==> flow/design.v <==
`timescale 1ns / 1ps
module keycheck(
    input clk,
    input rst_n,
    input key,
    output reg key_v
);
    reg [2:0] key_cnt;
    always @(posedge clk or negedge rst_n) begin
        if (!rst_n)
            key_cnt <= 3'b000;
        else
            key_cnt <= {key_cnt[1:0], key};
    end
    always @(posedge clk or negedge rst_n) begin
        if (!rst_n)
            key_v <= 1'b0;
        else if (key_cnt == 3'b110)
            key_v <= 1'b1;
        else
            key_v <= 1'b0;
    end
endmodule
`timescale 1ns / 1ps
module snack_control(
    input clk,
    input rst_n,
    input key_r,
    input key_l,
    input key_u,
    input key_d,
    input [9:0] box_x,
    input [8:0] box_y,
    input [9:0] x_pos,
    input [8:0] y_pos,
    input [1:0] speed_mode,
    output reg drive,
    output  snack_r,
    output snake_head
    );
    wire key_r1;
    wire key_l1;
    wire key_u1;
    wire key_d1;
    reg [1:0] dir; 
    parameter right = 2'd0;
    parameter left = 2'd1;
    parameter up = 2'd2;
    parameter down = 2'd3;
    keycheck r_keycheck(
        .clk(clk),
        .rst_n(rst_n),
        .key(key_r),
        .key_v(key_r1)
    );
    keycheck l_keycheck(
        .clk(clk),
        .rst_n(rst_n),
        .key(key_l),
        .key_v(key_l1)
    );
    keycheck u_keycheck(
        .clk(clk),
        .rst_n(rst_n),
        .key(key_u),
        .key_v(key_u1)
    );
    keycheck d_keycheck(
        .clk(clk),
        .rst_n(rst_n),
        .key(key_d),
        .key_v(key_d1)
    );
    always @(posedge clk or negedge rst_n)
        if (!rst_n) dir <= right;
        else if (key_r1 && dir != left) dir <= right;
        else if (key_l1 && dir != right) dir <= left;
        else if (key_u1 && dir != down) dir <= up;
        else if (key_d1 && dir != up) dir <= down;
    reg [9:0] snack_x[19:0];
    reg [8:0] snack_y[19:0];
    reg [20:0] cnt_m; 
    reg [20:0]update_time;
    always @( posedge clk or negedge rst_n) begin
    if(!rst_n)
        update_time = 19'd4200;
      else begin
         case (speed_mode)
         2'b00: update_time <= 20'd6200;  
         2'b01: update_time <= 20'd4200;  
         2'b10: update_time <= 20'd3200;  
         endcase
        end
    end
     reg fin;
    always @(posedge clk or negedge rst_n)
        if (!rst_n) cnt_m <= 19'd0;
        else if (fin) cnt_m <= 19'd0;
        else if (cnt_m == update_time) cnt_m <= 19'd0;
        else cnt_m <= cnt_m + 19'd1;
    always @(posedge clk or negedge rst_n)
        if (!rst_n) begin
            snack_x[0] <= 10'd400;
            snack_y[0] <= 10'd300;
        end else if (cnt_m == update_time)
            case (dir)
                right: if (snack_x[0] >= 10'd799) snack_x[0] <= 10'd0;
                       else snack_x[0] <= snack_x[0] + 10'd5;
                left: if (snack_x[0] == 10'd0) snack_x[0] <= 10'd799;
                      else snack_x[0] <= snack_x[0] - 10'd5;
                up: if (snack_y[0] >= 10'd599) snack_y[0] <= 10'd0;
                    else snack_y[0] <= snack_y[0] + 10'd5;
                down: if (snack_y[0] == 10'd0) snack_y[0] <= 10'd599;
                      else snack_y[0] <= snack_y[0] - 10'd5;
            endcase
    always @(posedge clk or negedge rst_n)
        if (!rst_n) begin
            snack_x[1] <= 10'd0;
            snack_y[1] <= 10'd0;
            snack_x[2] <= 10'd0;
            snack_y[2] <= 10'd0;
            snack_x[3] <= 10'd0;
            snack_y[3] <= 10'd0;
            snack_x[4] <= 10'd0;
            snack_y[4] <= 10'd0;
            snack_x[5] <= 10'd0;
            snack_y[5] <= 10'd0;
            snack_x[6] <= 10'd0;
            snack_y[6] <= 10'd0;
            snack_x[7] <= 10'd0;
            snack_y[7] <= 10'd0;
            snack_x[8] <= 10'd0;
            snack_y[8] <= 10'd0;
            snack_x[9] <= 10'd0;
            snack_y[9] <= 10'd0;
            snack_x[10] <= 10'd0;
            snack_y[10] <= 10'd0;
            snack_x[11] <= 10'd0;
            snack_y[11] <= 10'd0;
            snack_x[12] <= 10'd0;
            snack_y[12] <= 10'd0;
            snack_x[13] <= 10'd0;
            snack_y[13] <= 10'd0;
            snack_x[14] <= 10'd0;
            snack_y[14] <= 10'd0;
            snack_x[15] <= 10'd0;
            snack_y[15] <= 10'd0;
            snack_x[16] <= 10'd0;
            snack_y[16] <= 10'd0;
            snack_x[17] <= 10'd0;
            snack_y[17] <= 10'd0;
            snack_x[18] <= 10'd0;
            snack_y[18] <= 10'd0;
            snack_x[19] <= 10'd0;
            snack_y[19] <= 10'd0;
        end else if (cnt_m == update_time) begin
            snack_x[1] <= snack_x[0];
            snack_y[1] <= snack_y[0];
            snack_x[2] <= snack_x[1];
            snack_y[2] <= snack_y[1];
            snack_x[3] <= snack_x[2];
            snack_y[3] <= snack_y[2];
            snack_x[4] <= snack_x[3];
            snack_y[4] <= snack_y[3];
            snack_x[5] <= snack_x[4];
            snack_y[5] <= snack_y[4];
            snack_x[6] <= snack_x[5];
            snack_y[6] <= snack_y[5];
            snack_x[7] <= snack_x[6];
            snack_y[7] <= snack_y[6];
            snack_x[8] <= snack_x[7];
            snack_y[8] <= snack_y[7];
            snack_x[9] <= snack_x[8];
            snack_y[9] <= snack_y[8];
            snack_x[10] <= snack_x[9];
            snack_y[10] <= snack_y[9];
            snack_x[11] <= snack_x[10];
            snack_y[11] <= snack_y[10];
            snack_x[12] <= snack_x[11];
            snack_y[12] <= snack_y[11];
            snack_x[13] <= snack_x[12];
            snack_y[13] <= snack_y[12];
            snack_x[14] <= snack_x[13];
            snack_y[14] <= snack_y[13];
            snack_x[15] <= snack_x[14];
            snack_y[15] <= snack_y[14];
            snack_x[16] <= snack_x[15];
            snack_y[16] <= snack_y[15];
            snack_x[17] <= snack_x[16];
            snack_y[17] <= snack_y[16];
            snack_x[18] <= snack_x[17];
            snack_y[18] <= snack_y[17];
            snack_x[19] <= snack_x[18];
            snack_y[19] <= snack_y[18];
        end
    reg [4:0] length;
    always @(posedge clk or negedge rst_n)
        if (!rst_n) begin
            length <= 5'd1;
            drive <= 1'd0;
        end else if (drive) drive <= 1'd0;
        else if (snack_x[0] >= box_x-10'd10&&snack_x[0]<=box_x+10'd10 && snack_y[0] >= box_y-10'd10&&snack_y[0]<=box_y+10'd10) begin
            drive <= 1'd1;
            if (length < 5'd20) length <= length + 5'd1;
            else length <= length;
        end
    always @(posedge clk or negedge rst_n)
        if (!rst_n) fin <= 1'b0;
        else if ((snack_x[0] == snack_x[1] && snack_y[0] == snack_y[1]) ||
                 (snack_x[0] == snack_x[2] && snack_y[0] == snack_y[2]) ||
                 (snack_x[0] == snack_x[3] && snack_y[0] == snack_y[3]) ||
                 (snack_x[0] == snack_x[4] && snack_y[0] == snack_y[4]) ||
                 (snack_x[0] == snack_x[5] && snack_y[0] == snack_y[5]) ||
                 (snack_x[0] == snack_x[6] && snack_y[0] == snack_y[6]) ||
                 (snack_x[0] == snack_x[7] && snack_y[0] == snack_y[7]) ||
                 (snack_x[0] == snack_x[8] && snack_y[0] == snack_y[8]) ||
                 (snack_x[0] == snack_x[9] && snack_y[0] == snack_y[9]) ||
                 (snack_x[0] == snack_x[10] && snack_y[0] == snack_y[10]) ||
                 (snack_x[0] == snack_x[11] && snack_y[0] == snack_y[11]) ||
                 (snack_x[0] == snack_x[12] && snack_y[0] == snack_y[12]) ||
                 (snack_x[0] == snack_x[13] && snack_y[0] == snack_y[13]) ||
                 (snack_x[0] == snack_x[14] && snack_y[0] == snack_y[14]) ||
                 (snack_x[0] == snack_x[15] && snack_y[0] == snack_y[15]) ||
                 (snack_x[0] == snack_x[16] && snack_y[0] == snack_y[16]) ||
                 (snack_x[0] == snack_x[17] && snack_y[0] == snack_y[17]) ||
                 (snack_x[0] == snack_x[18] && snack_y[0] == snack_y[18]) ||
                 (snack_x[0] == snack_x[19] && snack_y[0] == snack_y[19] )) fin <= 1'b1;
                      assign snack_r = (
                (x_pos >= snack_x[1]-10'd10 && x_pos <= snack_x[1]+10'd10)&&(y_pos >= snack_y[1]-10'd10 && y_pos <= snack_y[1]+10'd10)&&length > 5'd1)||
                ((x_pos >= snack_x[2]-10'd10 && x_pos <= snack_x[2]+10'd10)&&(y_pos >= snack_y[2]-10'd10 && y_pos <= snack_y[2]+10'd10)&&length > 5'd2)||
                ((x_pos >= snack_x[3]-10'd10 && x_pos <= snack_x[3]+10'd10)&&(y_pos >= snack_y[3]-10'd10 && y_pos <= snack_y[3]+10'd10)&&length > 5'd3)||
                ((x_pos >= snack_x[4]-10'd10 && x_pos <= snack_x[4]+10'd10)&&(y_pos >= snack_y[4]-10'd10 && y_pos <= snack_y[4]+10'd10)&&length > 5'd4)||
                ((x_pos >= snack_x[5]-10'd10 && x_pos <= snack_x[5]+10'd10)&&(y_pos >= snack_y[5]-10'd10 && y_pos <= snack_y[5]+10'd10)&&length > 5'd5)||
                ((x_pos >= snack_x[6]-10'd10 && x_pos <= snack_x[6]+10'd10)&&(y_pos >= snack_y[6]-10'd10 && y_pos <= snack_y[6]+10'd10)&&length > 5'd6)||
                ((x_pos >= snack_x[7]-10'd10 && x_pos <= snack_x[7]+10'd10)&&(y_pos >= snack_y[7]-10'd10 && y_pos <= snack_y[7]+10'd10)&&length > 5'd7)||
                ((x_pos >= snack_x[8]-10'd10 && x_pos <= snack_x[8]+10'd10)&&(y_pos >= snack_y[8]-10'd10 && y_pos <= snack_y[8]+10'd10)&&length > 5'd8)||
                ((x_pos >= snack_x[9]-10'd10 && x_pos <= snack_x[9]+10'd10)&&(y_pos >= snack_y[9]-10'd10 && y_pos <= snack_y[9]+10'd10)&&length > 5'd9)||
                ((x_pos >= snack_x[10]-10'd10 && x_pos <= snack_x[10]+10'd10)&&(y_pos >= snack_y[10]-10'd10 && y_pos <= snack_y[10]+10'd10)&&length > 5'd10)||
                ((x_pos >= snack_x[11]-10'd10 && x_pos <= snack_x[11]+10'd10)&&(y_pos >= snack_y[11]-10'd10 && y_pos <= snack_y[11]+10'd10)&&length > 5'd11)||
                ((x_pos >= snack_x[12]-10'd10 && x_pos <= snack_x[12]+10'd10)&&(y_pos >= snack_y[12]-10'd10 && y_pos <= snack_y[12]+10'd10)&&length > 5'd12)||
                ((x_pos >= snack_x[13]-10'd10 && x_pos <= snack_x[13]+10'd10)&&(y_pos >= snack_y[13]-10'd10 && y_pos <= snack_y[13]+10'd10)&&length > 5'd13)||
                ((x_pos >= snack_x[14]-10'd10 && x_pos <= snack_x[14]+10'd10)&&(y_pos >= snack_y[14]-10'd10 && y_pos <= snack_y[14]+10'd10)&&length > 5'd14)||
                ((x_pos >= snack_x[15]-10'd10 && x_pos <= snack_x[15]+10'd10)&&(y_pos >= snack_y[15]-10'd10 && y_pos <= snack_y[15]+10'd10)&&length > 5'd15)||
                ((x_pos >= snack_x[16]-10'd10 && x_pos <= snack_x[16]+10'd10)&&(y_pos >= snack_y[16]-10'd10 && y_pos <= snack_y[16]+10'd10)&&length > 5'd16)||
                ((x_pos >= snack_x[17]-10'd10 && x_pos <= snack_x[17]+10'd10)&&(y_pos >= snack_y[17]-10'd10 && y_pos <= snack_y[17]+10'd10)&&length > 5'd17)||
                ((x_pos >= snack_x[18]-10'd10 && x_pos <= snack_x[18]+10'd10)&&(y_pos >= snack_y[18]-10'd10 && y_pos <= snack_y[18]+10'd10)&&length > 5'd18)||
                ((x_pos >= snack_x[19]-10'd10 && x_pos <= snack_x[19]+10'd10)&&(y_pos >= snack_y[19]-10'd10 && y_pos <= snack_y[19]+10'd10)&&length > 5'd19);
                  assign snake_head=((x_pos >= snack_x[0]-10'd10 && x_pos <= snack_x[0]+10'd10)&&(y_pos >= snack_y[0]-10'd10 && y_pos <= snack_y[0]+10'd10));
endmodule
`timescale 1ns / 1ps
module random(
    input clk,
    input rst_n,
    output reg [8:0] rand_num
    );
    always @(posedge clk or negedge rst_n)
        if (!rst_n) rand_num <= 9'd132;
        else begin
            rand_num[0] <= rand_num[8];
            rand_num[1] <= rand_num[0];
            rand_num[2] <= rand_num[1];
            rand_num[3] <= rand_num[2];
            rand_num[4] <= rand_num[3] ^ rand_num[8];
            rand_num[5] <= rand_num[4] ^ rand_num[8];
            rand_num[6] <= rand_num[5] ^ rand_num[8];
            rand_num[7] <= rand_num[6];
            rand_num[8] <= rand_num[7];
            if (rand_num > 9'd240)
                rand_num <= rand_num % 9'd240;
        end
endmodule
`timescale 1ns / 1ps
module box_create(
    input clk,
    input rst_n,
    input [8:0] rand_num,
    input rand_drive,
    output reg [9:0] rand_x,
    output reg [9:0] rand_y
    );
    reg flag;
    always @(posedge clk or negedge rst_n)
        if (!rst_n) begin
            rand_x <= 9'd300;
            rand_y <= 9'd300;
            flag <= 1'b0;
        end else if (rand_drive) begin
            flag <= 1'b1;
            rand_x <= rand_num;
        end else if (flag == 1'b1) begin
            rand_y <= rand_num;
            flag <= 1'b0;
        end
endmodule
`timescale 1ns / 1ps
module random_box(
    input clk,
    input rst_n,
    input drive,
    output wire [9:0] box_x,
    output wire [9:0] box_y
    );
    wire [8:0] rand_num;
    random U1_random(
        .clk(clk),
        .rst_n(rst_n),
        .rand_num(rand_num)
    );
    wire [9:0] rand_x;
    wire [9:0] rand_y;
    box_create U1_box_create(
        .clk(clk),
        .rst_n(rst_n),
        .rand_num(rand_num),
        .rand_drive(drive),
        .rand_x(rand_x),
        .rand_y(rand_y)
    );
    assign box_x = rand_x;
    assign box_y = rand_y;
endmodule
`timescale 1ns / 1ps
module PS2(
	input clk, rst,
	input ps2_clk, ps2_data,
	output reg up, left, right, down
	);
reg ps2_clk_falg0, ps2_clk_falg1, ps2_clk_falg2;
wire negedge_ps2_clk = !ps2_clk_falg1 & ps2_clk_falg2;
reg negedge_ps2_clk_shift;
reg [9:0] data;
reg data_break, data_done, data_expand;
reg[7:0]temp_data;
reg[3:0]num;
always@(posedge clk or posedge rst)begin
	if(rst)begin
		ps2_clk_falg0<=1'b0;
		ps2_clk_falg1<=1'b0;
		ps2_clk_falg2<=1'b0;
	end
	else begin
		ps2_clk_falg0<=ps2_clk;
		ps2_clk_falg1<=ps2_clk_falg0;
		ps2_clk_falg2<=ps2_clk_falg1;
	end
end
always@(posedge clk or posedge rst)begin
	if(rst)
		num<=4'd0;
	else if (num==4'd11)
		num<=4'd0;
	else if (negedge_ps2_clk)
		num<=num+1'b1;
end
always@(posedge clk)begin
	negedge_ps2_clk_shift<=negedge_ps2_clk;
end
always@(posedge clk or posedge rst)begin
	if(rst)
		temp_data<=8'd0;
	else if (negedge_ps2_clk_shift)begin
		case(num)
			4'd2 : temp_data[0]<=ps2_data;
			4'd3 : temp_data[1]<=ps2_data;
			4'd4 : temp_data[2]<=ps2_data;
			4'd5 : temp_data[3]<=ps2_data;
			4'd6 : temp_data[4]<=ps2_data;
			4'd7 : temp_data[5]<=ps2_data;
			4'd8 : temp_data[6]<=ps2_data;
			4'd9 : temp_data[7]<=ps2_data;
			default: temp_data<=temp_data;
		endcase
	end
	else temp_data<=temp_data;
end
always@(posedge clk or posedge rst)begin
	if(rst)begin
		data_break<=1'b0;
		data<=10'd0;
		data_done<=1'b0;
		data_expand<=1'b0;
	end
	else if(num==4'd11)begin
		if(temp_data==8'hE0)begin
			data_expand<=1'b1;
		end
		else if(temp_data==8'hF0)begin
			data_break<=1'b1;
		end
		else begin
			data<={data_expand,data_break,temp_data};
			data_done<=1'b1;
			data_expand<=1'b0;
			data_break<=1'b0;
		end
	end
	else begin
		data<=data;
		data_done<=1'b0;
		data_expand<=data_expand;
		data_break<=data_break;
	end
end
always @(posedge clk or posedge rst) begin
	if (rst) begin
		up <= 1'b0; left <= 1'b0; right <= 1'b0; down <= 1'b0;
	end
	else case (data)
        10'h275:down <= 1;
        10'h375:down <= 0;
        10'h26B:left <= 1;
        10'h36B:left <= 0;
        10'h274:right <= 1;
        10'h374:right <= 0;
        10'h272:up<=1;
        10'h372:up<=0;
    endcase
end
endmodule
`timescale 1ns / 1ps
module VGA(
	input clk,                    
	input rst,
	input [11:0]Din,			 
	output reg [8:0]row,		 
	output reg [9:0]col,		 
	output reg rdn,			 
	output reg [3:0]R, G, B, 
	output reg HS, VS			 
   );
reg [9:0] h_count;  
	always @ (posedge clk) begin
		if (rst)  h_count <= 10'h0;
		else if  (h_count == 10'd799)
					 h_count <= 10'h0;
			  else h_count <= h_count + 10'h1;
	end
reg [9:0] v_count;  
	always @ (posedge clk or posedge rst) begin
		if (rst)  v_count <= 10'h0;
		else if  (h_count == 10'd799) begin
					if (v_count == 10'd524) v_count <= 10'h0;
					else v_count <= v_count + 10'h1;
		end
	end
wire	[9:0] row_addr = v_count - 10'd35;		 
wire	[9:0] col_addr = h_count - 10'd143;		 
wire			h_sync = (h_count > 10'd95);		 
wire			v_sync = (v_count > 10'd1);		 
wire			read   = (h_count > 10'd142) &&	 
							(h_count < 10'd783) &&	 
							(v_count > 10'd34)  &&	 
							(v_count < 10'd525);		 
always @ (posedge clk) begin
	row <= row_addr[8:0];	 
	col <= col_addr;			 
	rdn <= ~read;				 
	HS  <= h_sync;				 
	VS  <= v_sync;				 
	R   <= rdn ? 4'h0 : Din[3:0];		 
	G	 <= rdn ? 4'h0 : Din[7:4];		 
	B	 <= rdn ? 4'h0 : Din[11:8];	 
end
endmodule
`timescale 1ns / 1ps
module draw_snake(
    input clk,
    input rdn,
    input [8:0] row,
    input [9:0] col,
    input rst_n,
    input [9:0] box_x,
    input [8:0] box_y,
    output reg [11:0] pixel,
    input snake_r,
    input snake_head
    );
    parameter RED = 12'b0000_0000_1111;
    parameter GREEN = 12'b0000_1111_0000;
    parameter BLUE = 12'b1111_0000_0000;
    parameter YELLOW = 12'b0000_1111_1111;
    always @(posedge clk ) begin
        if (rst_n==0) pixel <= YELLOW;
        else if (!rdn) begin 
        if(snake_head) pixel<=YELLOW;
          else  if (snake_r) pixel <= GREEN; 
            else if (col >= box_x-10'd10 &&col<=box_x+10'd10 && row>=box_y-10'd10&& row<=box_y+10'd10) pixel <= RED; 
            else pixel <= 12'h000; 
        end
    end
endmodule
`timescale 1ns / 1ps
module Bpmusic(
input key,
input clk,
output reg beep
);
reg [15:0] cnt;
reg [15:0] prediv;
reg [12:0] delay;
always @(posedge clk) begin
if (key == 1'b1) begin
	beep <= 1'b0;
	delay <= 13'd0;
	cnt <= 16'd0;
	prediv <= 16'hBA9E;
end
else begin
	cnt <= cnt + 1'b1;
	if (cnt == prediv) begin
		beep <= ~beep;
		cnt <= 0;
		delay <= delay +1'b1;
		case(delay)
			13'd1000:prediv <= 16'hA648;
			13'd2000:prediv <= 16'h941F;
			13'd3000:prediv <= 16'h8BCF;
			13'd4000:prediv <= 16'h7C90;
			13'd5000:prediv <= 16'h6EFA;
			13'd6000:prediv <= 16'h62DD;
			13'd7000:begin
				prediv <= 16'hBA9E;
				delay <= 13'd0;
				end
			default : prediv <= prediv;
			endcase
	end
end 
end
endmodule
`timescale 1ns / 1ps
module snack(
    input ps2_data,
    input ps2_clk,
    input clk,
    input [1:0] speed_mode,
    input rst_n,
    input key,
    output hsync,
    output vsync,
    output beep,
    output [3:0] vga_r,
    output [3:0] vga_g,
    output [3:0] vga_b
    );
    wire key_r,key_l,key_u,key_d;
    PS2 ps2(.clk(clk),.rst(!rst_n),.ps2_clk(ps2_clk),.ps2_data(ps2_data),.up(key_u),.left(key_l),.right(key_r),.down(key_d));
    wire [9:0] col;
    wire [8:0] row;
    wire [9:0] box_x;
    wire [8:0] box_y;
    wire drive;
    wire snake_r;
    wire snake_head;
    snack_control u1_snack_control(
        .clk(clk),
        .rst_n(rst_n),
        .key_r(key_r),
        .key_l(key_l),
        .key_u(key_u),
        .key_d(key_d),
        .box_x(box_x),
        .box_y(box_y),
        .x_pos(col),
        .y_pos(row),
        .speed_mode(speed_mode),
        .drive(drive),
        .snack_r(snake_r),
        .snake_head(snake_head)
                  );
    random_box u1_random_box(
        .clk(clk),
        .rst_n(rst_n),
        .drive(drive), 
        .box_x(box_x), 
        .box_y(box_y)
    );
    wire [11:0] pixel;
    wire rdn;
    reg control_signal;
    wire [3:0]vga_r1;
    wire [3:0]vga_g1;
    wire [3:0]vga_b1;
    wire hsync1;
    wire vsync1;
    wire [3:0]vga_r2;
    wire [3:0]vga_g2;
    wire [3:0]vga_b2;
    wire hsync2;
    wire vsync2;
    VGA vga0(
        .clk(clk),
        .rst(!rst_n),
        .R(vga_r1),
        .G(vga_g1),
        .B(vga_b1),
        .HS(hsync1),
        .VS(vsync1),
        .row(row),
        .col(col),
        .rdn(rdn),
        .Din(pixel)
    );
    assign vga_r2 = 4'h0;
    assign vga_g2 = 4'h0;
    assign vga_b2 = 4'h0;
    assign hsync2 = 1'b0;
    assign vsync2 = 1'b0;
    draw_snake draw(
        .clk(clk),
        .rdn(rdn),
        .row(row),
        .col(col),
        .rst_n(rst_n),
        .box_x(box_x),
        .box_y(box_y),
        .pixel(pixel),
        .snake_r(snake_r),
        .snake_head(snake_head)
    );
    always @(posedge clk or negedge rst_n) begin
        if (!rst_n) begin
            control_signal <= 1'b0;  
        end else begin
            control_signal <=1'b1;
        end
    end
    assign vga_r = control_signal ? vga_r1 : vga_r2;
    assign vga_g = control_signal ? vga_g1 : vga_g2;
    assign vga_b = control_signal ? vga_b1 : vga_b2;
    assign hsync = control_signal ? hsync1 : hsync2;
    assign vsync = control_signal ? vsync1 : vsync2;
    Bpmusic music (
    .clk(clk),
    .key(key),
    .beep(beep)
    );
endmodule
--- tool output ---
=== From RTL to reports: snack ===
Module snack before and after one edit of its RTL, step after step.
"original" refers to lines of the RTL above, "edited" to lines of the edited file.
"difference": "edited" minus "original" as printed here. "relative change": 100 x difference / "original".
Library cell names are shortened.
The mark - stands for no value.

* Top module: snack
* Clock port: clk
* Standard-cell library: sky130hd
* Timing corner: tt_025C_1v80

=== Diff ===
The edit as a unified diff against the file above.
This change comes from a script, not from a designer. The edited design behaves differently; no optimisation was intended.

<pre>
@@ -631,8 +631,11 @@
     assign hsync = control_signal ? hsync1 : hsync2;
     assign vsync = control_signal ? vsync1 : vsync2;
+    wire beep_0, beep_1;
     Bpmusic music (
     .clk(clk),
     .key(key),
-    .beep(beep)
-    );
-endmodule
+    .beep(beep_0)
+    );
+    Bpmusic music_b (.clk(clk), .key(~key), .beep(beep_1));
+    assign beep = beep_0 ^ beep_1;
+endmodule
</pre>

=== Word-level counts ===
Yosys after proc, flatten, opt, wreduce and memory -nomap, before mapping. Print and check cells are not counted. Equal cells are merged and count once.

{| class="wikitable"
|+ Storage and ports
! what !! original !! edited !! difference !! relative change (%)
|-
| output and inout bits || 15 || 15 || 0 || 0.00
|-
| register bits after elaboration || 620 || 666 || +46 || +7.42
|-
| input port bits || 7 || 7 || 0 || 0.00
|-
| elaborated cells || 630 || 652 || +22 || +3.49
|}

{| class="wikitable"
|+ Operators by class
! what !! original !! edited !! difference !! relative change (%)
|-
| equality and inequality tests || 81 || 89 || +8 || +9.88
|-
| $lt $le $gt $ge || 117 || 117 || 0 || 0.00
|-
| add/sub/neg operators || 97 || 99 || +2 || +2.06
|-
| multiplexer cells || 49 || 51 || +2 || +4.08
|-
| reduce/logical cells || 181 || 184 || +3 || +1.66
|-
| divide/modulo/power cells || 1 || 1 || 0 || 0.00
|-
| bitwise logic cells || 10 || 13 || +3 || +30.00
|}

{| class="wikitable"
|+ Operator list
! kind !! original !! edited !! difference !! relative change (%)
|-
| 13-bit == test with constant B || 3 || 6 || +3 || +100.00
|-
| 1-bit inverter || 6 || 8 || +2 || +33.33
|-
| 13-bit by 12-bit == test with 1-bit output with constant B || 2 || 4 || +2 || +100.00
|-
| 2-bit AND reduction || 14 || 15 || +1 || +7.14
|-
| 1-bit XOR || 3 || 4 || +1 || +33.33
|-
| 2-bit OR reduction || 2 || 3 || +1 || +50.00
|-
| 13-bit by 1-bit adder with 13-bit output with constant B || 1 || 2 || +1 || +100.00
|-
| 16-bit by 1-bit adder with 16-bit output with constant B || 1 || 2 || +1 || +100.00
|-
| 13-bit by 10-bit == test with 1-bit output with constant B || 1 || 2 || +1 || +100.00
|-
| 13-bit by 11-bit == test with 1-bit output with constant B || 1 || 2 || +1 || +100.00
|-
| 16-bit == test || 1 || 2 || +1 || +100.00
|-
| 13-bit two-way mux || 1 || 2 || +1 || +100.00
|-
| 16-bit parallel mux with 7-bit select || 1 || 2 || +1 || +100.00
|-
| 7-bit nonzero test || 1 || 2 || +1 || +100.00
|-
| 1-bit logical AND || 111 || 111 || 0 || 0.00
|-
| 1-bit logical OR || 36 || 36 || 0 || 0.00
|-
| 9-bit by 4-bit adder with 10-bit output with constant B || 22 || 22 || 0 || 0.00
|-
| 10-bit >= comparator || 22 || 22 || 0 || 0.00
|-
| 9-bit by 10-bit >= comparator with 1-bit output || 22 || 22 || 0 || 0.00
|-
| 10-bit <= comparator || 22 || 22 || 0 || 0.00
|-
| 9-bit by 10-bit <= comparator with 1-bit output || 22 || 22 || 0 || 0.00
|-
| 9-bit by 4-bit subtractor with 10-bit output with constant B || 22 || 22 || 0 || 0.00
|-
| 1-bit two-way mux || 21 || 21 || 0 || 0.00
|-
| 10-bit by 4-bit adder with 10-bit output with constant B || 20 || 20 || 0 || 0.00
|-
| 10-bit by 4-bit subtractor with 10-bit output with constant B || 20 || 20 || 0 || 0.00
|-
| 10-bit == test || 19 || 19 || 0 || 0.00
|-
| 9-bit == test || 19 || 19 || 0 || 0.00
|-
| 10-bit == test with constant B || 10 || 10 || 0 || 0.00
|}

Not every row of either side is listed.

=== Logic depth ===
Yosys ltp: most cells in a row. Word level: on the elaborated netlist, between registers, memories and ports. Mapped: between sequential cells and ports; inverters and the memories' decode and read muxes count.

{| class="wikitable"
|+ Logic depth
! what !! original !! edited !! difference !! relative change (%)
|-
| depth after elaboration || 25 || 25 || 0 || 0.00
|-
| ABC_AREA || 0 || 0 || - || -
|-
| mapped depth || 16 || 17 || +1 || +6.25
|-
| gate-level depth less buffers || 16 || 16 || 0 || 0.00
|}

=== After synthesis ===
The flow's flattened synthesis, as Yosys stat reports it; memories are mapped. The netlist is that of the ABC_AREA named above (0 if unset); the other value can give another one.

{| class="wikitable"
|+ Synthesis totals
! what !! original !! edited !! difference !! relative change (%)
|-
| sequential area (sq mm) || 0.0142236 || 0.0151445 || +0.0009209 || +6.47
|-
| standard cells after synthesis || 6698 || 6979 || +281 || +4.20
|-
| flip-flops || 584 || 630 || +46 || +7.88
|-
| buffers || 445 || 459 || +14 || +3.15
|-
| cell area after synthesis (sq mm) || 0.0549827 || 0.0572512 || +0.0022685 || +4.13
|}

{| class="wikitable"
|+ Cell types
! cell type !! original !! edited !! difference !! relative change (%)
|-
| dfxtp_1 || 83 || 129 || +46 || +55.42
|-
| nor2_1 || 366 || 406 || +40 || +10.93
|-
| xor2_1 || 503 || 541 || +38 || +7.55
|-
| o21ai_0 || 382 || 419 || +37 || +9.69
|-
| buf_2 || 2 || 21 || +19 || +950.00
|-
| a21oi_1 || 251 || 268 || +17 || +6.77
|-
| nand2_1 || 1204 || 1219 || +15 || +1.25
|-
| inv_1 || 227 || 242 || +15 || +6.61
|-
| o21a_1 || 42 || 56 || +14 || +33.33
|-
| nor2b_1 || 78 || 90 || +12 || +15.38
|-
| a2111oi_0 || 33 || 45 || +12 || +36.36
|-
| or4_1 || 29 || 18 || -11 || -37.93
|-
| nand3_1 || 141 || 151 || +10 || +7.09
|-
| and3_1 || 51 || 41 || -10 || -19.61
|-
| and2_1 || 9 || 18 || +9 || +100.00
|-
| a21o_1 || 89 || 81 || -8 || -8.99
|-
| buf_1 || 64 || 56 || -8 || -12.50
|-
| a211oi_1 || 49 || 57 || +8 || +16.33
|}

Not every row of either side is listed.
By module: a second synthesis without flattening, with its own total; a netlist apart from the flattened one above.

{| class="wikitable"
|+ Unflattened totals
! what !! original !! edited !! difference !! relative change (%)
|-
| cells (unflattened synthesis) || 6872 || 7201 || +329 || +4.79
|-
| area (unflattened synthesis) (sq mm) || 0.0566218 || 0.0594695 || +0.0028477 || +5.03
|}

Each row is one instance without its submodules.

{| class="wikitable"
|+ By module, original
! module !! area (sq mm) !! times used !! cells
|-
| snack_control || 0.0471765 || 1 || 5925
|-
| Bpmusic || 0.0025925 || 1 || 311
|-
| VGA || 0.0021621 || 1 || 210
|-
| draw_snake || 0.0014489 || 1 || 191
|-
| PS2 || 0.0014314 || 1 || 112
|-
| box_create || 0.000777 || 1 || 43
|-
| random || 0.0004542 || 1 || 42
|-
| keycheck || 0.0001089 || 4 || 5
|-
| snack || 0.0001439 || 1 || 18
|-
| random_box || 0 || 1 || 0
|}

{| class="wikitable"
|+ By module, edited
! module !! area (sq mm) !! times used !! cells
|-
| snack_control || 0.0474192 || 1 || 5941
|-
| Bpmusic || 0.0025925 || 2 || 311
|-
| VGA || 0.0021621 || 1 || 210
|-
| draw_snake || 0.0014489 || 1 || 191
|-
| PS2 || 0.0014314 || 1 || 112
|-
| box_create || 0.000777 || 1 || 43
|-
| random || 0.0004542 || 1 || 42
|-
| keycheck || 0.0001089 || 4 || 5
|-
| snack || 0.0001564 || 1 || 20
|-
| random_box || 0 || 1 || 0
|}

=== Worst setup path after synthesis ===
OpenSTA on the mapped netlist: ideal clock, no wires. The path of least setup slack (recovery checks aside). Input and output delay are each 20% of the period. Register names are those of the netlist, which keeps one name where synthesis merged equal registers.

{| class="wikitable"
|+ Timing path after synthesis
! what !! original !! edited !! difference !! relative change (%)
|-
| path kind || input to register || input to register || - || -
|-
| start point || input port key || input port key || - || -
|-
| end point || register music.cnt[10] || register music.cnt[10] || - || -
|-
| stages || 5 || 4 || -1 || -20.00
|-
| clock period (ps) || 40000 || 40000 || 0 || 0.00
|-
| buffers on the path || 2 || 2 || 0 || 0.00
|-
| arrival (ps) || 8772 || 8737 || -35 || -0.40
|-
| input delay (ps) || 8000 || 8000 || 0 || 0.00
|-
| data required time (ps) || 39872 || 39935 || +63 || +0.16
|-
| slack (ps) || 31100 || 31198 || +98 || -
|-
| path delay (ps) || 900 || 802 || -98 || -10.89
|-
| synthesis period reached (ps) || 8900 || 8802 || -98 || -1.10
|}

"path delay" = arrival - input delay + setup time.
"stages": output pins that drive a net of the path, with the launching flip-flop's if there is one; two outputs of one cell count as two.
"synthesis period reached" = period - worst setup slack (recovery checks aside). The figure is calculated, with input and output delays left at 20% of the set period.
The rows between start and end are the longest chain of elaborated cells between them; the timing report does not say that the signal goes this way. Where chains are equally long, one stands for them.
A line is the first line of the expression or statement that the cell stems from. Yosys adds cells for indexed reads and writes and turns some case tables into memories.
A register here has more assigning lines than the two given.

On the way, after synthesis, original:
* Cell sequence: clkbuf_1 -> inv_1 -> nand2_1 -> clkbuf_1 -> nor2_1
* Length of the longest elaborated chain: 1

{| class="wikitable"
|+ Ends and longest elaborated chain, after synthesis, original
! what !! line !! RTL
|-
| from (decl) || 538 || <nowiki>input key,</nowiki>
|-
| 2-bit OR reduction || - ||
|-
| to (assign) || 505 || <nowiki>cnt <= 16'd0;</nowiki>
|-
| to (assign) || 509 || <nowiki>cnt <= cnt + 1'b1;</nowiki>
|-
| to (decl) || 498 || <nowiki>reg [15:0] cnt;</nowiki>
|}

On the way, after synthesis, edited:
* Cell sequence: or2_2 -> clkbuf_1 -> clkbuf_1 -> nor2_1
* Length of the longest elaborated chain: 1

{| class="wikitable"
|+ Ends and longest elaborated chain, after synthesis, edited
! what !! line !! RTL
|-
| from (decl) || 538 || <nowiki>input key,</nowiki>
|-
| 2-bit OR reduction || - ||
|-
| to (assign) || 505 || <nowiki>cnt <= 16'd0;</nowiki>
|-
| to (assign) || 509 || <nowiki>cnt <= cnt + 1'b1;</nowiki>
|-
| to (decl) || 498 || <nowiki>reg [15:0] cnt;</nowiki>
|}

=== Path in the finished layout ===
From the final timing report of each run of set A: the path of least setup slack in the routed layout; clock arrival at registers is part of the times.
The report prints the path's times to 10 ps; the period is as set.

{| class="wikitable"
|+ Timing path after layout
! what !! original !! edited !! difference !! relative change (%)
|-
| path kind || register to register || register to register || - || -
|-
| start point || register vga0.col[5] || register vga0.col[0] || - || -
|-
| end point || register draw.pixel[6] || register draw.pixel[6] || - || -
|-
| stages || 10 || 13 || +3 || +30.00
|-
| arrival (ps) || 5430 || 4970 || -460 || -8.47
|-
| slack (ps) || 2000 || 2460 || +460 || -
|-
| clock period (ps) || 6780 || 6780 || 0 || 0.00
|-
| data required time (ps) || 7440 || 7430 || -10 || -0.13
|-
| buffers on the path || 1 || 1 || 0 || 0.00
|}

The rows between start and end are the longest chain of elaborated cells between them; the timing report does not say that the signal goes this way. Where chains are equally long, one stands for them.
A register here has more assigning lines than the two given.

On the way, after layout, original:
* Cell sequence: dfxtp_4 -> buf_4 -> ha_1 -> a2111oi_0 -> o21a_1 -> o21ai_0 -> nand4_1 -> o2111ai_1 -> or3_1 -> o32a_1
* Length of the longest elaborated chain: 24

{| class="wikitable"
|+ Ends and longest elaborated chain, after layout, original
! what !! line !! RTL
|-
| from (decl) || 426 || <nowiki>output reg [9:0]col,</nowiki>
|-
| from (assign) || 456 || <nowiki>col <= col_addr;</nowiki>
|-
| 10-bit >= comparator || 229 || <nowiki>(x_pos >= snack_x[1]-10'd10 && x_pos <= snack_x[1]+10'd10)&&(y_pos >= snack_y[1]-10'd10 && y_pos <= snack_y[1] ...</nowiki>
|-
| 1-bit logical AND (3 in a row) || 229 ||
|-
| 1-bit logical OR (18 in a row) || 228 || <nowiki>assign snack_r = (</nowiki>
|-
| 12-bit two-way mux || 486 || <nowiki>else  if (snake_r) pixel <= GREEN;</nowiki>
|-
| 12-bit two-way mux || 485 || <nowiki>if(snake_head) pixel<=YELLOW;</nowiki>
|-
| to (assign) || 485 ||
|-
| to (assign) || 486 ||
|-
| to (decl) || 474 || <nowiki>output reg [11:0] pixel,</nowiki>
|}

On the way, after layout, edited:
* Cell sequence: dfxtp_1 -> inv_2 -> buf_4 -> ha_1 -> nand2b_1 -> nand3_1 -> a21boi_0 -> a2111oi_0 -> o21ai_0 -> a31o_2 -> nor4_1 -> nand4b_1 -> o22a_1
* Length of the longest elaborated chain: 24

{| class="wikitable"
|+ Ends and longest elaborated chain, after layout, edited
! what !! line !! RTL
|-
| from (decl) || 426 || <nowiki>output reg [9:0]col,</nowiki>
|-
| from (assign) || 456 || <nowiki>col <= col_addr;</nowiki>
|-
| 10-bit >= comparator || 229 || <nowiki>(x_pos >= snack_x[1]-10'd10 && x_pos <= snack_x[1]+10'd10)&&(y_pos >= snack_y[1]-10'd10 && y_pos <= snack_y[1] ...</nowiki>
|-
| 1-bit logical AND (3 in a row) || 229 ||
|-
| 1-bit logical OR (18 in a row) || 228 || <nowiki>assign snack_r = (</nowiki>
|-
| 12-bit two-way mux || 486 || <nowiki>else  if (snake_r) pixel <= GREEN;</nowiki>
|-
| 12-bit two-way mux || 485 || <nowiki>if(snake_head) pixel<=YELLOW;</nowiki>
|-
| to (assign) || 485 ||
|-
| to (assign) || 486 ||
|-
| to (decl) || 474 || <nowiki>output reg [11:0] pixel,</nowiki>
|}

=== Flow runs ===
Both versions went through the flow (Yosys, OpenROAD) with the same settings in each pair. Constraints: input delay and output delay 20% of the set period each, output load 0.01 pF.

Flow settings, set A:
* CAP_MARGIN: 30
* CELL_PAD_IN_SITES_DETAIL_PLACEMENT: 1
* CELL_PAD_IN_SITES_GLOBAL_PLACEMENT: 0
* CORE_UTILIZATION: 27
* MIN_ROUTING_LAYER: met2
* PLACE_DENSITY: 0.45
* period_ns: 6.78
* CORE_MARGIN: 2
* SLEW_MARGIN: 20

{| class="wikitable"
|+ Final reports, set A
! what !! original !! edited !! difference !! relative change (%)
|-
| worst hold slack after layout (ps) || 347 || 350 || +3 || -
|-
| die size (sq mm) || 0.207266 || 0.215742 || +0.008476 || +4.09
|-
| cell area after synthesis (sq mm) || 0.0549827 || 0.0572512 || +0.0022685 || +4.13
|-
| sum of negative setup slack (ps) || 0 || 0 || 0 || -
|-
| setup slack of the worst path (ps) || 2002 || 2459 || +457 || -
|-
| utilization (%) || 29.9 || 29.8 || -0.1 || -
|}
--- end ---
